==> flow/design.v <==
`timescale 1ns / 1ps
module CPU(result,pc_value,r0_value,rf_we,instr,rst, clk);
input clk;
input rst;
input [15:0] instr;
output [15:0] result;
output [15:0] pc_value;
output [15:0] r0_value;
output rf_we;
wire [15:0] r0;
wire [15:0]out_ireg;
wire [3:0]out_idec_to_addrRdest;
wire [3:0]out_idec_to_addrRsrc;
wire [2:0]out_idec_to_alu_select;
wire [3:0]out_immHigh_idec;
wire out_wr_en_idec;
wire out_arith_mux_select0_idec;
wire out_arith_mux_select1_idec;
wire [15:0]out_arith_mux_to_alu_input;
wire [15:0] out_rfRsrc_to_arith_mux;
wire [15:0] out_imm_sign_extended_to_arith_mux;
wire [15:0] out_imm_zero_extended_to_arith_mux;
wire [15:0]out_rfRdest_to_alu;
wire [15:0] out_alu_to_mux;
wire C,V,N,Z;
wire [15:0] out_muxload;
wire select_mux_load;
wire select_mux_mov;
wire [15:0] out_left_shifted_to_muxload_in;
wire [15:0] out_ram_to_muxload_in;
wire ram_en;
wire [15:0]out_pc;
assign pc_value = out_pc;
assign r0_value = r0;
assign rf_we = out_wr_en_idec;
wire [2:0]select_mux_which_load;
wire [15:0] out_mov_mux;
wire [15:0] out_mux_to_rf;
assign result = out_mux_to_rf;
wire [15:0] out_shifter_to_select_mux_which_load;
wire [15:0] out_mux_to_shifter_in;
wire select_which_to_shift;
wire branch;
wire jump;
wire [15:0] bj_value;
wire select_br_or_jump;
wire [15:0] out_psr;
wire [15:0]input_psr;
assign input_psr[0] = C;
assign input_psr[1] = V;
assign input_psr[2] = N;
assign input_psr[3] = Z;
assign input_psr[15:4] = 12'b0;
inde dec(ram_en, select_br_or_jump, branch, jump, select_which_to_shift, select_mux_mov, select_mux_load,select_mux_which_load,out_immHigh_idec,out_idec_to_addrRdest, out_idec_to_addrRsrc, out_idec_to_alu_select, out_wr_en_idec,out_arith_mux_select1_idec, out_arith_mux_select0_idec, out_ireg, out_psr[3:0]);
reg16 inst_reg(rst, clk, instr, out_ireg);
reg16 psr(rst, clk, input_psr, out_psr);
multiplexer_4_1 arith_mux(out_arith_mux_to_alu_input, out_rfRsrc_to_arith_mux, out_imm_sign_extended_to_arith_mux, out_imm_zero_extended_to_arith_mux, 16'b0, out_arith_mux_select1_idec, out_arith_mux_select0_idec);
Sign_Ex_Test sign_extended(out_idec_to_addrRsrc, out_immHigh_idec, out_imm_sign_extended_to_arith_mux, out_left_shifted_to_muxload_in, out_imm_zero_extended_to_arith_mux);
ALU alu(out_alu_to_mux,C,V,N,Z,out_rfRdest_to_alu,out_arith_mux_to_alu_input,out_idec_to_alu_select);
reg_file	reg_file16(rst, clk, out_wr_en_idec, out_idec_to_addrRdest, out_idec_to_addrRsrc,out_idec_to_addrRdest, out_mux_to_rf,out_rfRdest_to_alu, out_rfRsrc_to_arith_mux, r0);
multiplexer_2_1 muxload(out_muxload, out_ram_to_muxload_in,out_left_shifted_to_muxload_in , select_mux_load);
multiplexer_8_1	which_to_load_wdat_mux(out_mux_to_rf, out_alu_to_mux, out_muxload, out_mov_mux, out_shifter_to_select_mux_which_load, out_pc, 16'b1111111111111111, 16'b1111111111111111, 16'b1111111111111111, select_mux_which_load);
multiplexer_2_1 mux_mov(out_mov_mux, out_rfRsrc_to_arith_mux,out_imm_zero_extended_to_arith_mux , select_mux_mov);
multiplexer_2_1 mux_which_shift(out_mux_to_shifter_in, out_rfRsrc_to_arith_mux,out_imm_sign_extended_to_arith_mux , select_which_to_shift);
shifter shift(out_shifter_to_select_mux_which_load, out_rfRdest_to_alu, out_mux_to_shifter_in);
PC pc(clk,rst, branch, jump,bj_value, out_pc);
multiplexer_2_1 mux_brach(bj_value, out_rfRsrc_to_arith_mux, out_imm_sign_extended_to_arith_mux , select_br_or_jump);
spblockram_data ram(clk, ram_en, out_idec_to_addrRsrc, out_rfRdest_to_alu, out_ram_to_muxload_in);
endmodule
module PC(clock,rst, branch, jump,bj_value, count);
	 input clock;
	 input branch;
	 input jump;
	 input rst;
	 input [15:0]bj_value;
	 reg [15:0] new_count;  
	 output [15:0] count;  
	assign count = new_count;
	 always @(posedge rst or posedge clock) begin
	 if(rst)
	 begin
	 new_count <= 0;
	 end
	 else if(branch)
	 begin
	 new_count <= new_count + bj_value;	 
	 end
	 else if(jump)
	 begin
	 new_count <= bj_value;
	 end
	 else
	 begin
	 new_count <= new_count + 16'd1;
	 end  
    end
	 endmodule
module inde(ram_en, select_br_or_jump, branch, jump, select_which_to_shift,select_mux_mov,select_mux_load,select_mux_which_load,immHigh, rdest, rsrc, alu_out, wr_en,arith_mux_select1, arith_mux_select0, instruction, out_psr);
input [15:0] instruction;
output reg [2:0] alu_out;
output reg arith_mux_select0;
output reg arith_mux_select1;
output reg wr_en;
output reg ram_en;
output reg select_mux_load;
output reg select_mux_mov;
output reg select_which_to_shift;
output reg select_br_or_jump;
input  [3:0]out_psr;
output [3:0] rdest;
output [3:0] rsrc;
output [3:0] immHigh;
output reg [2:0]select_mux_which_load;
output reg branch;
output reg jump;
wire [3:0] op;
wire [3:0] rdest;
wire [3:0] op_ex ;
wire [3:0] rsrc ;
wire [3:0] immLow ;
assign op     = instruction[15:12];
assign rdest  = instruction[11:8];
assign op_ex  = instruction[7:4];
assign rsrc   = instruction[3:0];
assign immLow = instruction[3:0];
assign immHigh = instruction[7:4];
always @(*)
begin
	branch<=1'b0;
	jump<=1'b0;
	wr_en<=1'b0;
	ram_en<=1'b0;
	select_mux_load<=1'b0;
	select_mux_mov<=1'b0;
	select_which_to_shift<=1'b0;
	select_br_or_jump<=1'b0;
	select_mux_which_load<=3'b000;
	arith_mux_select0<=1'b0;
	arith_mux_select1<=1'b0;
	alu_out<=3'b000;
	if(op == 4'b0000)
	begin
	branch<=1'b0;
	jump<=1'b0;
	if(op_ex == 4'b1101)
	begin
	wr_en <= 1;
	select_mux_which_load <= 3'b010;
	select_mux_mov<=0;	 
	end
	else if(op_ex == 4'b1011)
	begin
	wr_en <= 0;
	select_mux_which_load <= 3'b000;
	arith_mux_select0 <= 1'b0;				 
	arith_mux_select1 <= 1'b0;	
	alu_out <= 3'b100;	 
	end
	else
	begin
	wr_en <= 1;
	select_mux_which_load <= 3'b000;
	arith_mux_select0 <= 1'b0;				 
	arith_mux_select1 <= 1'b0;	
	case(op_ex)
				4'b0101:alu_out <= 3'b000;	 
				4'b1001:alu_out <= 3'b001;	 
				4'b0001:alu_out <= 3'b010;	 
				4'b0010:alu_out <= 3'b011;	 
				4'b0011:alu_out <= 3'b100;	 
	endcase
	end
	end
	else if(op == 4'b0100)
	begin
	if (op_ex==4'b0000)
	begin
	branch<=1'b0;
	jump<=1'b0;
	wr_en <= 1; 
	select_mux_which_load <= 3'b001;
	select_mux_load<=0;	 
	ram_en <= 0;
	end	
	else if(op_ex == 4'b0100)	 
	begin
	branch<=1'b0;
	jump<=1'b0;
	wr_en <= 0; 
	ram_en <= 1;
	end
	else if (op_ex==4'b1100)
	begin
	if(rdest == 4'b0000)	 
	begin
	if(out_psr[3] == 1'b1)
	begin
	branch<=1'b0;
	jump<=1'b1;
	select_br_or_jump <= 1'b0;
	end
	else
	begin
	branch<=1'b0;
	jump<=1'b0;
	end
	end
	else if(rdest == 4'b0001)	 
	begin
	if(out_psr[3] == 1'b1)
	begin
	branch<=1'b0;
	jump<=1'b0;
	end
	else
	begin		
	branch<=1'b0;
	jump<=1'b1;
	select_br_or_jump <= 1'b0;
	end
	end
	end
	else if(op_ex==4'b1000)
	begin
	select_mux_which_load <= 3'b100; 
	wr_en <= 1;
	select_br_or_jump <= 1'b0;	
	branch<=1'b0;
	jump<=1'b1;
	end
	end
	else if(op == 4'b1111)
	begin
	branch<=1'b0;
	jump<=1'b0;
	wr_en <= 1;
	select_mux_which_load <= 3'b001;
	select_mux_load<=1;  
	ram_en <= 0;
	end
	else if(op == 4'b1101)
	begin
	branch<=1'b0;
	jump<=1'b0;
	wr_en <= 1;
	select_mux_which_load <= 3'b010;
	select_mux_mov<=1;  
	end
	else if(op == 4'b1000)
	begin
	if (op_ex==4'b0100)
	begin
	branch<=1'b0;
	jump<=1'b0;
	wr_en <= 1; 
	select_mux_which_load <= 3'b011;
	select_which_to_shift <= 0;	 
	end	
	else if (op_ex==4'b0000)
	begin
	branch<=1'b0;
	jump<=1'b0;
	wr_en <= 1; 
	select_mux_which_load <= 3'b011;
	select_which_to_shift <= 1;	 
	end	
	else if (op_ex==4'b0001)
	begin
	branch<=1'b0;
	jump<=1'b0;
	wr_en <= 1; 
	select_mux_which_load <= 3'b011;
	select_which_to_shift <= 1;	 
	end	
	end
	else if(op == 4'b1100)	 
	begin 
	if(rdest == 4'b0000)	 
	begin
	if(out_psr[3] == 1'b1)
	begin
	wr_en<= 1'b0;
	select_br_or_jump <= 1'b1;
	branch<=1'b1;
	jump<=1'b0;
	end
	else
	begin
	branch<=1'b0;
	jump<=1'b0;
	end
	end
	else if(rdest == 4'b0001)	 
	begin
	if(out_psr[3] == 1'b1)
	begin
	branch<=1'b0;
	jump<=1'b0;
	end
	else
	begin		
	select_br_or_jump <= 1'b1;
	branch<=1'b1;
	jump<=1'b0;
	end
	end
	end
	else if(op == 4'b0101)
	begin
	branch<=1'b0;
	jump<=1'b0;
	select_mux_which_load <= 3'b000;
	wr_en <= 1;
	arith_mux_select0 <= 1'b1;					 
	arith_mux_select1 <= 1'b0;	
	alu_out <= 3'b000;	 
	end
	else if(op == 4'b1001)
	begin
	branch<=1'b0;
	jump<=1'b0;
	select_mux_which_load <= 3'b000;
	wr_en <= 1;
	arith_mux_select0 <= 1'b1;					 
	arith_mux_select1 <= 1'b0;	
	alu_out <= 3'b001;	 
	end
	else if(op == 4'b1011)
	begin
	branch<=1'b0;
	jump<=1'b0;
	select_mux_which_load <= 3'b000;
	wr_en <= 0;
	arith_mux_select0 <= 1'b1;					 
	arith_mux_select1 <= 1'b0;		
	alu_out <= 3'b100;	 
	end
	else if(op == 4'b0001)
	begin
	branch<=1'b0;
	jump<=1'b0;
	select_mux_which_load <= 3'b000;
	wr_en <= 1;
	arith_mux_select0 <= 1'b0;					 
	arith_mux_select1 <= 1'b1;					 
	alu_out <= 3'b010;	 
	end
	else if(op == 4'b0010)
	begin
	branch<=1'b0;
	jump<=1'b0;
	select_mux_which_load <= 3'b000;
	wr_en <= 1;
	arith_mux_select0 <= 1'b0;					 
	arith_mux_select1 <= 1'b1;	
	alu_out <= 3'b011;	 
	end
	else if(op == 4'b0011)
	begin
	branch<=1'b0;
	jump<=1'b0;
	select_mux_which_load <= 3'b000;
	wr_en <= 1;
	arith_mux_select0 <= 1'b0;					 
	arith_mux_select1 <= 1'b1;		
	alu_out <= 3'b100;	 
	end
end
endmodule
module shifter(shifted_result, shifting_value, amount_of_shift);
input [15:0]amount_of_shift;
input [15:0]shifting_value;
output reg [15:0]shifted_result;
wire [3:0]amount ;
assign amount = amount_of_shift[3:0];
always @ (amount_of_shift or shifting_value)
begin
if(amount_of_shift[4] == 0)
begin
shifted_result <= shifting_value << amount;
end
else
begin
shifted_result <= shifting_value >> amount;
end
end
endmodule
module Sign_Ex_Test(immLow, immHigh, imm_sign_extended,left_shifted_value,zero_extended_value);
   output [15:0] imm_sign_extended;  
	output [15:0] left_shifted_value;
	output [15:0] zero_extended_value;
   input [3:0] immLow ;
	input [3:0] immHigh;
	wire [7:0]a;
	assign a = {immHigh,immLow};
	assign imm_sign_extended ={{8{a[7]}}, a};
	assign left_shifted_value={a, 8'b00000000};
	assign zero_extended_value={8'b00000000, a};
endmodule
module ALU(Y,C,V,N,Z,A,B,Op);
    output [15:0] Y;
    output C;  
    output N;  
    output V;  
    output Z;  
    input [15:0] A;
    input [15:0] B;
    input [2:0] Op;
    wire  [15:0] 	 AS, And, Or, Xor, Not, Xnor;
    wire 	 s; 
    wire 	 Vas;
    wire 	 Cas;
   carry_select_adder_subtractor addsub(AS, Cas, Vas, A, B, Op[0]);       
   andop aluand(And, A, B);                                               
   orop aluor(Or, A, B);                                                  
   xorop aluxor(Xor, A, B);                                               
   notop alunot(Not, A);                                                  
   xnorop aluxnor(Xnor, A, B);                                            
multiplexer_8_1 muxy(Y, AS, AS, And, Or, Xor, Not, Xnor, 16'b0, Op);  
   nor(s, Op[1], Op[2]);    
   and(C, Cas, s);
   and(V, Vas, s);
   and(N, Y[15], s);        
   zero z(Z, Y);            
endmodule
module andop(Y, A, B);
   output [15:0] Y;   
   input [15:0]  A;   
   input [15:0]  B;   
   and(Y[0], A[0], B[0]);
   and(Y[1], A[1], B[1]);
   and(Y[2], A[2], B[2]);
   and(Y[3], A[3], B[3]);
   and(Y[4], A[4], B[4]);
   and(Y[5], A[5], B[5]);
   and(Y[6], A[6], B[6]);
   and(Y[7], A[7], B[7]);
   and(Y[8], A[8], B[8]);
   and(Y[9], A[9], B[9]);
   and(Y[10], A[10], B[10]);
   and(Y[11], A[11], B[11]);
   and(Y[12], A[12], B[12]);
   and(Y[13], A[13], B[13]);
   and(Y[14], A[14], B[14]);
   and(Y[15], A[15], B[15]);
endmodule
module orop(Y, A, B);
   output [15:0] Y;  
   input [15:0]  A;  
   input [15:0]  B;  
   or(Y[0], A[0], B[0]);
   or(Y[1], A[1], B[1]);
   or(Y[2], A[2], B[2]);
   or(Y[3], A[3], B[3]);
   or(Y[4], A[4], B[4]);
   or(Y[5], A[5], B[5]);
   or(Y[6], A[6], B[6]);
   or(Y[7], A[7], B[7]);
   or(Y[8], A[8], B[8]);
   or(Y[9], A[9], B[9]);
   or(Y[10], A[10], B[10]);
   or(Y[11], A[11], B[11]);
   or(Y[12], A[12], B[12]);
   or(Y[13], A[13], B[13]);
   or(Y[14], A[14], B[14]);
   or(Y[15], A[15], B[15]);
endmodule
module xorop(Y, A, B);
   output [15:0] Y;  
   input [15:0]  A;  
   input [15:0]  B;  
   xor(Y[0], A[0], B[0]);
   xor(Y[1], A[1], B[1]);
   xor(Y[2], A[2], B[2]);
   xor(Y[3], A[3], B[3]);
   xor(Y[4], A[4], B[4]);
   xor(Y[5], A[5], B[5]);
   xor(Y[6], A[6], B[6]);
   xor(Y[7], A[7], B[7]);
   xor(Y[8], A[8], B[8]);
   xor(Y[9], A[9], B[9]);
   xor(Y[10], A[10], B[10]);
   xor(Y[11], A[11], B[11]);
   xor(Y[12], A[12], B[12]);
   xor(Y[13], A[13], B[13]);
   xor(Y[14], A[14], B[14]);
   xor(Y[15], A[15], B[15]);
endmodule
module notop(Y, A);
   output [15:0] Y;  
   input [15:0]  A;  
   not(Y[0], A[0]);
   not(Y[1], A[1]);
   not(Y[2], A[2]);
   not(Y[3], A[3]);
   not(Y[4], A[4]);
   not(Y[5], A[5]);
   not(Y[6], A[6]);
   not(Y[7], A[7]);
   not(Y[8], A[8]);
   not(Y[9], A[9]);
   not(Y[10], A[10]);
   not(Y[11], A[11]);
   not(Y[12], A[12]);
   not(Y[13], A[13]);
   not(Y[14], A[14]);
   not(Y[15], A[15]);
endmodule
module xnorop(Y, A, B);
   output [15:0] Y;  
   input [15:0]  A;  
   input [15:0]  B;  
   xnor(Y[0], A[0], B[0]);
   xnor(Y[1], A[1], B[1]);
   xnor(Y[2], A[2], B[2]);
   xnor(Y[3], A[3], B[3]);
   xnor(Y[4], A[4], B[4]);
   xnor(Y[5], A[5], B[5]);
   xnor(Y[6], A[6], B[6]);
   xnor(Y[7], A[7], B[7]);
   xnor(Y[8], A[8], B[8]);
   xnor(Y[9], A[9], B[9]);
   xnor(Y[10], A[10], B[10]);
   xnor(Y[11], A[11], B[11]);
   xnor(Y[12], A[12], B[12]);
   xnor(Y[13], A[13], B[13]);
   xnor(Y[14], A[14], B[14]);
   xnor(Y[15], A[15], B[15]);
endmodule
module zero(Z, A);
   output Z;         
   input [15:0]  A;  
   wire [15:0] 	 Y;  
   xnor(Y[0], A[0], 1'b0);
   xnor(Y[1], A[1], 1'b0);
   xnor(Y[2], A[2], 1'b0);
   xnor(Y[3], A[3], 1'b0);
   xnor(Y[4], A[4], 1'b0);
   xnor(Y[5], A[5], 1'b0);
   xnor(Y[6], A[6], 1'b0);
   xnor(Y[7], A[7], 1'b0);
   xnor(Y[8], A[8], 1'b0);
   xnor(Y[9], A[9], 1'b0);
   xnor(Y[10], A[10], 1'b0);
   xnor(Y[11], A[11], 1'b0);
   xnor(Y[12], A[12], 1'b0);
   xnor(Y[13], A[13], 1'b0);
   xnor(Y[14], A[14], 1'b0);
   xnor(Y[15], A[15], 1'b0);
   and(Z, Y[0], Y[1], Y[2], Y[3], Y[4],
       Y[5], Y[6], Y[7], Y[8],
       Y[9], Y[10], Y[11], Y[12],
       Y[13], Y[14], Y[15]);
endmodule
module carry_select_adder_subtractor(S, C, V, A, B, Op);
   output [15:0] S;    
   output 	 C;    
   output 	 V;    
   input [15:0]  A;    
   input [15:0]  B;    
   input 	 Op;   
   wire 	 C15;  
   wire [15:0] 	 Bx;
   xor(Bx[0], B[0], Op);
   xor(Bx[1], B[1], Op);
   xor(Bx[2], B[2], Op);
   xor(Bx[3], B[3], Op);
   xor(Bx[4], B[4], Op);
   xor(Bx[5], B[5], Op);
   xor(Bx[6], B[6], Op);
   xor(Bx[7], B[7], Op);
   xor(Bx[8], B[8], Op);
   xor(Bx[9], B[9], Op);
   xor(Bx[10], B[10], Op);
   xor(Bx[11], B[11], Op);
   xor(Bx[12], B[12], Op);
   xor(Bx[13], B[13], Op);
   xor(Bx[14], B[14], Op);
   xor(Bx[15], B[15], Op);
   xor(C, C15, Op);             
   carry_select_adder csa(S, C15, V, A, Bx, Op);   
endmodule
module carry_select_adder(S, C, V, A, B, Cin);
   output [15:0] S;    
   output 	 C;    
   output 	 V;    
   input [15:0]  A;    
   input [15:0]  B;    
   input 	 Cin;  
   wire [3:0] 	S1_0;    
   wire [3:0] 	S1_1;    
   wire [3:0] 	S2_0;    
   wire [3:0] 	S2_1;    
   wire [3:0] 	S3_0;    
   wire [3:0] 	S3_1;    
   wire 	C1_0;    
   wire 	C1_1;    
   wire 	C2_0;    
   wire 	C2_1;    
   wire 	C3_0;    
   wire 	C3_1;    
   wire 	C0;      
   wire 	C1;      
   wire 	C2;      
   wire         V0;      
   wire 	V1_0;    
   wire 	V1_1;    
   wire 	V2_0;    
   wire 	V2_1;    
   wire 	V3_0;    
   wire 	V3_1;    
   ripple_carry_adder rc_nibble_0(S[3:0], C0, V0, A[3:0], B[3:0], Cin);               
   ripple_carry_adder rc_nibble_1_carry_0(S1_0, C1_0, V1_0, A[7:4], B[7:4], 1'b0);       
   ripple_carry_adder rc_nibble_1_carry_1(S1_1, C1_1, V1_1, A[7:4], B[7:4], 1'b1);       
   ripple_carry_adder rc_nibble_2_carry_0(S2_0, C2_0, V2_0, A[11:8], B[11:8], 1'b0);     
   ripple_carry_adder rc_nibble_2_carry_1(S2_1, C2_1, V2_1, A[11:8], B[11:8], 1'b1);     
   ripple_carry_adder rc_nibble_3_carry_0(S3_0, C3_0, V3_0, A[15:12], B[15:12], 1'b0);   
   ripple_carry_adder rc_nibble_3_carry_1(S3_1, C3_1, V3_1, A[15:12], B[15:12], 1'b1);   
   multiplexer_2_1 #(1) muxc1(C1, C1_0, C1_1, C0);  
   multiplexer_2_1 #(1) muxc2(C2, C2_0, C2_1, C1);  
   multiplexer_2_1 #(1) muxc(C, C3_0, C3_1, C2);    
   multiplexer_2_1 #(1) muxv(V, V3_0, V3_1, C2);    
   multiplexer_2_1 #(4) muxs1(S[7:4], S1_0, S1_1, C0);     
   multiplexer_2_1 #(4) muxs2(S[11:8], S2_0, S2_1, C1);    
   multiplexer_2_1 #(4) muxs3(S[15:12], S3_0, S3_1, C2);   
endmodule
module ripple_carry_adder(S, C, V, A, B, Cin);
   output [3:0] S;    
   output 	C;    
   output       V;    
   input [3:0] 	A;    
   input [3:0] 	B;    
   input 	Cin;  
   wire 	C0;  
   wire 	C1;  
   wire 	C2;  
   full_adder fa0(S[0], C0, A[0], B[0], Cin);     
   full_adder fa1(S[1], C1, A[1], B[1], C0);
   full_adder fa2(S[2], C2, A[2], B[2], C1);
   full_adder fa3(S[3], C, A[3], B[3], C2);     
   xor(V, C, C2);   
endmodule
module full_adder(S, Cout, A, B, Cin);
   output S;
   output Cout;
   input  A;
   input  B;
   input  Cin;
   wire   w1;
   wire   w2;
   wire   w3;
   wire   w4;
   xor(w1, A, B);
   xor(S, Cin, w1);
   and(w2, A, B);   
   and(w3, A, Cin);
   and(w4, B, Cin);   
   or(Cout, w2, w3, w4);
endmodule
module multiplexer_2_1(X, A0, A1,S);
   parameter WIDTH=16;      
   output [WIDTH-1:0] X;    
   input [WIDTH-1:0]  A1;   
   input [WIDTH-1:0]  A0;   
   input 	      S;   
   assign X = (S == 1'b0) ? A0 : A1;
endmodule
module multiplexer_4_1(X, A0, A1, A2, A3, S1, S0);
   parameter WIDTH=16;      
   output [WIDTH-1:0] X;    
   input [WIDTH-1:0]  A3;   
   input [WIDTH-1:0]  A2;   
   input [WIDTH-1:0]  A1;   
   input [WIDTH-1:0]  A0;   
   input 	      S0;   
   input 	      S1;   
   assign X = (S1 == 0 
	       ? (S0 == 0 
		  ? A0        
		  : A1)       
	       : (S0 == 0 
		  ? A2        
		  : A3));     
endmodule
module multiplexer_8_1(X, A0, A1, A2, A3, A4, A5, A6, A7, S);
   parameter WIDTH=16;      
   output [WIDTH-1:0] X;    
   input [WIDTH-1:0]  A7;   
   input [WIDTH-1:0]  A6;   
   input [WIDTH-1:0]  A5;   
   input [WIDTH-1:0]  A4;   
   input [WIDTH-1:0]  A3;   
   input [WIDTH-1:0]  A2;   
   input [WIDTH-1:0]  A1;   
   input [WIDTH-1:0]  A0;   
   input [2:0]	      S;   
   assign X = (S[2] == 0 
	       ? (S[1] == 0 
		  ? (S[0] == 0 
		     ? A0        
		     : A1)       
		  : (S[0] == 0 
		     ? A2        
		     : A3))      
	       : (S[1] == 0 
		  ? (S[0] == 0 
		     ? A4        
		     : A5)       
		  : (S[0] == 0 
		     ? A6        
		     : A7)));    
endmodule
module reg_file(rst, clk, wr_en, rd0_addr, rd1_addr,wr_addr, wr_data,rd0_data, rd1_data, r0);
			input rst;
            input clk;
            input wr_en;
            input [3:0] rd0_addr;
            input [3:0] rd1_addr;
            input [3:0] wr_addr;
            input [15:0] wr_data;
            output [15:0] rd0_data;
            output [15:0] rd1_data;
			output [15:0] r0;
    reg [15:0] mem [15:0];
    integer i;
	 assign rd0_data = mem[rd0_addr];
	assign rd1_data = mem[rd1_addr];
	assign r0 = mem[0];
    always @(posedge rst or posedge clk)
    begin
        if (rst) begin
            for (i=0; i<16; i=i+1)
                mem[i] <= 0;
        end
        else if (wr_en) begin
            mem[wr_addr] <= wr_data;
        end
    end
endmodule
module reg16 (reset, CLK, D, Q);
input reset;
input CLK;
input [15:0] D;
output [15:0] Q;
reg [15:0] Q;
always @(posedge reset or posedge CLK)
if (reset)
Q <= 0;
else
Q <= D;
endmodule
module spblockram_data (clk, we, a, di, dout);		 
input clk;
input we;
input [3:0] a;
input [15:0] di;
output [15:0] dout;
reg [15:0] RAM[15:0];
always @(posedge clk) begin
if (we == 1'b1)
RAM[a] <= di;
end
assign dout = RAM[a];
endmodule
Tool chain data of CPU
What the tools print for CPU, step after step.
Lines are those of the file above, counted from 1.
Cell names lack the library's common part.
A cell with n/a has no value.

inputs
  top = CPU
  clock input = clk
  standard-cell library = sky130hd
  timing corner = tt_025C_1v80

After elaboration
Yosys after proc, flatten, opt, wreduce and memory -nomap, before mapping. Print and check cells are not counted. Equal cells are merged and count once.
Yosys's memory passes give these memory sizes; they may raise the number of words (mostly to a power of two), join words into wider ones and drop unused or constant bits.

word-level totals
  bits in registers = 292
  bits in writable memories = 256
  memories kept = 1
  cells after elaboration = 512

operators by class
  add/subtract/negate cells = 2
  eq/ne operators = 50
  shifts and indexed selects = 2
  multiplexer cells = 132
  bitwise logic cells = 286
  reduce/logical cells = 20

memory list
  name     words  bits a word  rd ports  wr ports  RTL line  source
  ram.RAM  16     16           1         1         758       reg [15:0] RAM[15:0];

operators with widths
  cell                                            number
  case mux 16 bit (select 16 bit)                 2
  2-to-1 mux 16 bit                               21
  == test 4 bit (second input constant)           27
  AND 1 bit                                       94
  2-to-1 mux 3 bit                                25
  2-to-1 mux 1 bit                                75
  XOR 1 bit                                       73
  bitwise OR 1 bit                                67
  inverter 1 bit                                  52
  == test 4 x 3 -> 1 bit (second input constant)  11
  AND reduction 2 bit                             16
  == test 4 x 2 -> 1 bit (second input constant)  8
  adder 16 x 1 -> 16 bit (second input constant)  1
  adder 16 bit                                    1
  << shifter 16 x 4 -> 16 bit                     1
  right shift 16 x 4 -> 16 bit                    1
  == test 4 x 1 -> 1 bit (second input constant)  4
  zero test 4 bit                                 4
  2-to-1 mux 4 bit                                4
  case mux 3 bit (select 4 bit)                   1
  2-to-1 mux 8 bit                                1
  2-to-1 mux 5 bit                                1
  2-to-1 mux 2 bit                                2

Longest topological paths
Yosys ltp: most cells in a row. Word level: on the elaborated netlist, between registers, memories and ports. Mapped: between sequential cells and ports; inverters and the memories' decode and read muxes count.

logic depth
  depth after elaboration = 48
  ABC_AREA = 0
  gate-level depth with buffers = 27

After synthesis
Yosys stat after the flow's synthesis: flattened, memories mapped to cells. It holds for the ABC_AREA given above (unset counts as 0); a run with the other value may have another netlist.

cell types
  type      number  area in all (µm²)
  edfxtp_1  256     7.69E+03
  dfrtp_1   289     7.23E+03
  mux4_2    82      1.85E+03
  nand2_1   346     1.3E+03
  o21ai_0   258     1.29E+03
  nor2_1    237     889.603
  a21oi_1   172     860.826
  ha_1      62      775.744
  mux2i_1   59      590.566
  mux2_2    49      551.779
  nand3_1   76      380.365
  buf_2     71      355.341
  clkbuf_1  93      349.085
  a22oi_1   45      337.824
  o211ai_1  42      315.302
  xnor2_1   30      262.752
  buf_6     23      258.998
  inv_1     66      247.738

Other cell types: 99; their cells: 777.

mapped netlist
  cell count = 3033
  synthesis area = 31732.9 µm²
  flip-flop cells = 545
  buffer cells = 220

By module: a second synthesis without flattening, with its own total; a netlist apart from the flattened one above.

second synthesis, totals
  cells (unflattened synthesis) = 2572
  area total of the unflattened synthesis = 34236.6 µm²

Rows give one instance, submodules left out.

by module
  module                         times used  cells  area (µm²)
  reg_file                       1           1236   14358.8
  spblockram_data                1           418    9770.6
  multiplexer_8_1                2           57     1071.0
  PC                             1           211    1690.4
  shifter                        1           183    1615.3
  multiplexer_2_1                4           18     249.0
  reg16                          2           17     404.1
  full_adder                     28          1      20.0
  inde                           1           72     454.2
  multiplexer_4_1                1           20     424.2
  Sign_Ex_Test                   1           49     364.1
  carry_select_adder_subtractor  1           19     180.2
  xnorop                         1           16     140.1
  xorop                          1           16     140.1

Further modules, not shown: 10.

Worst setup path after synthesis
Source: OpenSTA report_checks on the synthesized netlist (no wires, ideal clock, input and output delay 20% of the period each), path of least setup slack; recovery checks are left aside. Register names are those of the netlist, which keeps one name where synthesis merged equal registers.

timing path after synthesis
  kind = flip-flop to output port
  start point = register inst_reg.Q[12]
  end point = output port result[15]
  clock period = 9.0 ns
  output delay = 1.800 ns
  launch time at the first pin = 0.000 ns
  arrival time = 6.037 ns
  data required time = 7.200 ns
  setup slack = 1.163 ns
  path delay = 6.037 ns
  stages = 25
  path buffers = 7
  period reached after synthesis = 7.837 ns

"path delay" is the arrival time less input delay plus setup time.
At an output port there is no setup time.
"stages" counts driving pins, that of a launching flip-flop among them; a cell with two outputs on the path counts twice.
"period reached after synthesis" = period - worst setup slack (recovery checks aside). The figure is calculated, with input and output delays left at 20% of the set period.
The rows between start and end are the longest chain of elaborated cells between them; the timing report does not say that the signal goes this way. Where chains are equally long, one stands for them.
A line is the first line of the expression or statement that the cell stems from. Yosys adds cells for indexed reads and writes and turns some case tables into memories.

on the way, after synthesis
  path through = dfrtp_1 > or4_1 > buf_2 > a211o_1 > nand2b_1 > buf_2 > buf_2 > buf_2 > buf_2 > buf_2 > xnor2_1 > fa_1 > fa_1 > fa_1 > nor2_1 > a21oi_1 > a21oi_1 > nand3_2 > a2111oi_4 > a2111oi_4 > a211o_1 > a211oi_2 > o2111ai_2 > buf_6 > nand2_1
  cells in the longest elaborated chain = 35

RTL lines, path after synthesis
  item                           RTL line  source
  from (decl)                    744       output [15:0] Q;
  from (assign)                  748       Q <= 0;
  from (assign)                  750       Q <= D;
  == test 4 x 2 -> 1 bit         358       else if(op == 4'b0011)
  2-to-1 mux 1 bit               358
  2-to-1 mux 1 bit               348       else if(op == 4'b0010)
  2-to-1 mux 1 bit               338       else if(op == 4'b0001)
  2-to-1 mux 1 bit               328       else if(op == 4'b1011)
  2-to-1 mux 1 bit               318       else if(op == 4'b1001)
  2-to-1 mux 1 bit               308       else if(op == 4'b0101)
  [20 not listed]                n/a
  2-to-1 mux 1 bit (2 in a row)  666       assign X = (S == 1'b0) ? A0 : A1;
  2-to-1 mux 4 bit               666
  2-to-1 mux 16 bit              698       ? (S[1] == 0
  2-to-1 mux 16 bit              697       assign X = (S[2] == 0
  2-to-1 mux 16 bit              699       ? (S[0] == 0
  2-to-1 mux 16 bit              698
  2-to-1 mux 16 bit              697
  to (decl)                      6         output [15:0] result;

Path in the finished layout
Path of least setup slack in the final report of flow run 1 (OpenROAD, finished layout, wires in). Where an end is a register, its clock arrival counts in the times.

timing path after layout
  kind = flip-flop to output port
  start point = register inst_reg.Q[1]
  end point = output port result[9]
  clock period = 8.39 ns
  output delay = 1.68 ns
  launch time at the first pin = 0.67 ns
  arrival time = 6.52 ns
  data required time = 6.71 ns
  setup slack = 0.19 ns
  stages = 23
  path buffers = 3

The rows between start and end are the longest chain of elaborated cells between them; the timing report does not say that the signal goes this way. Where chains are equally long, one stands for them.

on the way, after layout
  path through = dfrtp_4 > buf_4 > or3b_2 > a21oi_2 > nor4_2 > a31oi_2 > mux2i_4 > xnor2_2 > fa_1 > fa_2 > fa_2 > nor2_4 > a21oi_4 > a21oi_4 > nand3_4 > a21o_4 > a21oi_1 > mux2i_1 > nand3_1 > a31oi_2 > buf_4 > inv_1 > clkdlybuf4s50_1
  cells in the longest elaborated chain = 24

RTL lines, path after layout
  item                             RTL line  source
  from (decl)                      744       output [15:0] Q;
  from (assign)                    748       Q <= 0;
  from (assign)                    750       Q <= D;
  == test 4 bit                    727       assign rd1_data = mem[rd1_addr];
  case mux 16 bit (select 16 bit)  727
  2-to-1 mux 16 bit                678       ? (S0 == 0
  2-to-1 mux 16 bit                677       assign X = (S1 == 0
  XOR 1 bit                        568       xor(Bx[4], B[4], Op);
  AND 1 bit                        655       and(w2, A, B);
  bitwise OR 1 bit (2 in a row)    658       or(Cout, w2, w3, w4);
  [9 not listed]                   n/a
  2-to-1 mux 1 bit                 666       assign X = (S == 1'b0) ? A0 : A1;
  2-to-1 mux 4 bit                 666
  2-to-1 mux 16 bit                698       ? (S[1] == 0
  2-to-1 mux 16 bit                697       assign X = (S[2] == 0
  2-to-1 mux 16 bit                699       ? (S[0] == 0
  2-to-1 mux 16 bit                698
  2-to-1 mux 16 bit                697
  to (decl)                        6         output [15:0] result;

6 stored runs of CPU in the flow (synthesis by Yosys, layout by OpenROAD, sky130hd cells), in arbitrary order. Constraints: input delay and output delay 20% of the set period each, output load 0.01 pF.
"achieved clock period (ns)": clock period set for the run, less the worst setup slack. It is reckoned from that one timing run; input and output delays stay at 20% of the period that was set.

settings of flow run 1
{
  "CORE_UTILIZATION": 29,
  "CTS_CLUSTER_SIZE": 45,
  "MAX_ROUTING_LAYER": "met5",
  "MIN_ROUTING_LAYER": "met1",
  "PLACE_DENSITY_LB_ADDON": 0.13,
  "SLEW_MARGIN": 15,
  "period_ns": 8.39,
  "CAP_MARGIN": 20,
  "CORE_MARGIN": 2
}
report of flow run 1
yosys chip area after synthesis (um^2): 31732.9
finish__design__die__area: 112084.0
finish__design__instance__area__stdcell: 37332.1
finish__timing__setup__ws: 0.192
finish__timing__hold__ws: 0.509
achieved clock period (ns): 8.198

settings of flow run 2
{
  "ABC_AREA": 0,
  "CAP_MARGIN": 20,
  "CELL_PAD_IN_SITES_DETAIL_PLACEMENT": 1,
  "CORE_ASPECT_RATIO": 1.07,
  "CORE_MARGIN": 10,
  "CORE_UTILIZATION": 38,
  "CTS_CLUSTER_DIAMETER": 265,
  "CTS_CLUSTER_SIZE": 36,
  "GPL_TIMING_DRIVEN": 0,
  "MIN_ROUTING_LAYER": "met2",
  "PLACE_DENSITY_LB_ADDON": 0.07,
  "SETUP_SLACK_MARGIN": 0.03,
  "SLEW_MARGIN": 0,
  "period_ns": 6.32
}
report of flow run 2: did not finish, route, GRT-0232

settings of flow run 3
{
  "CORE_UTILIZATION": 60,
  "PLACE_DENSITY": 0.6,
  "period_ns": 8.94,
  "CAP_MARGIN": 20,
  "CORE_MARGIN": 2,
  "SLEW_MARGIN": 20
}
report of flow run 3
yosys chip area after synthesis (um^2): 31732.9
finish__design__die__area: 54744.3
finish__design__instance__area__stdcell: 35602.9
finish__timing__setup__ws: 0.017
finish__timing__hold__ws: 0.512
achieved clock period (ns): 8.923

settings of flow run 4
{
  "ABC_AREA": 1,
  "CAP_MARGIN": 30,
  "CELL_PAD_IN_SITES_DETAIL_PLACEMENT": 0,
  "CELL_PAD_IN_SITES_GLOBAL_PLACEMENT": 3,
  "CORE_ASPECT_RATIO": 1.99,
  "CORE_MARGIN": 9,
  "CORE_UTILIZATION": 17,
  "CTS_CLUSTER_DIAMETER": 305,
  "CTS_CLUSTER_SIZE": 23,
  "GPL_ROUTABILITY_DRIVEN": 1,
  "GPL_TIMING_DRIVEN": 0,
  "HOLD_SLACK_MARGIN": 0.01,
  "MAX_ROUTING_LAYER": "met5",
  "PLACE_DENSITY": 0.42,
  "SLEW_MARGIN": 40,
  "TNS_END_PERCENT": 80,
  "period_ns": 5.57
}
report of flow run 4
yosys chip area after synthesis (um^2): 30404.2
finish__design__die__area: 195307.0
finish__design__instance__area__stdcell: 40571.4
finish__timing__setup__ws: -1.200
finish__timing__hold__ws: 0.491
achieved clock period (ns): 6.770

settings of flow run 5
{
  "CAP_MARGIN": 30,
  "CELL_PAD_IN_SITES_DETAIL_PLACEMENT": 1,
  "CORE_ASPECT_RATIO": 1.56,
  "CORE_UTILIZATION": 49,
  "MIN_ROUTING_LAYER": "met1",
  "PLACE_DENSITY": 0.54,
  "SETUP_SLACK_MARGIN": 1.96,
  "TNS_END_PERCENT": 25,
  "period_ns": 6.84,
  "CORE_MARGIN": 2,
  "SLEW_MARGIN": 20
}
report of flow run 5
yosys chip area after synthesis (um^2): 31732.9
finish__design__die__area: 66863.3
finish__design__instance__area__stdcell: 40273.6
finish__timing__setup__ws: -0.746
finish__timing__hold__ws: 0.516
achieved clock period (ns): 7.586

settings of flow run 6
{
  "CORE_UTILIZATION": 40,
  "PLACE_DENSITY": 0.6,
  "SETUP_SLACK_MARGIN": 1.35,
  "period_ns": 8.94,
  "CAP_MARGIN": 20,
  "CORE_MARGIN": 2,
  "SLEW_MARGIN": 20
}
report of flow run 6
yosys chip area after synthesis (um^2): 31732.9
finish__design__die__area: 81601.6
finish__design__instance__area__stdcell: 37531.0
finish__timing__setup__ws: 1.081
finish__timing__hold__ws: 0.518
achieved clock period (ns): 7.859
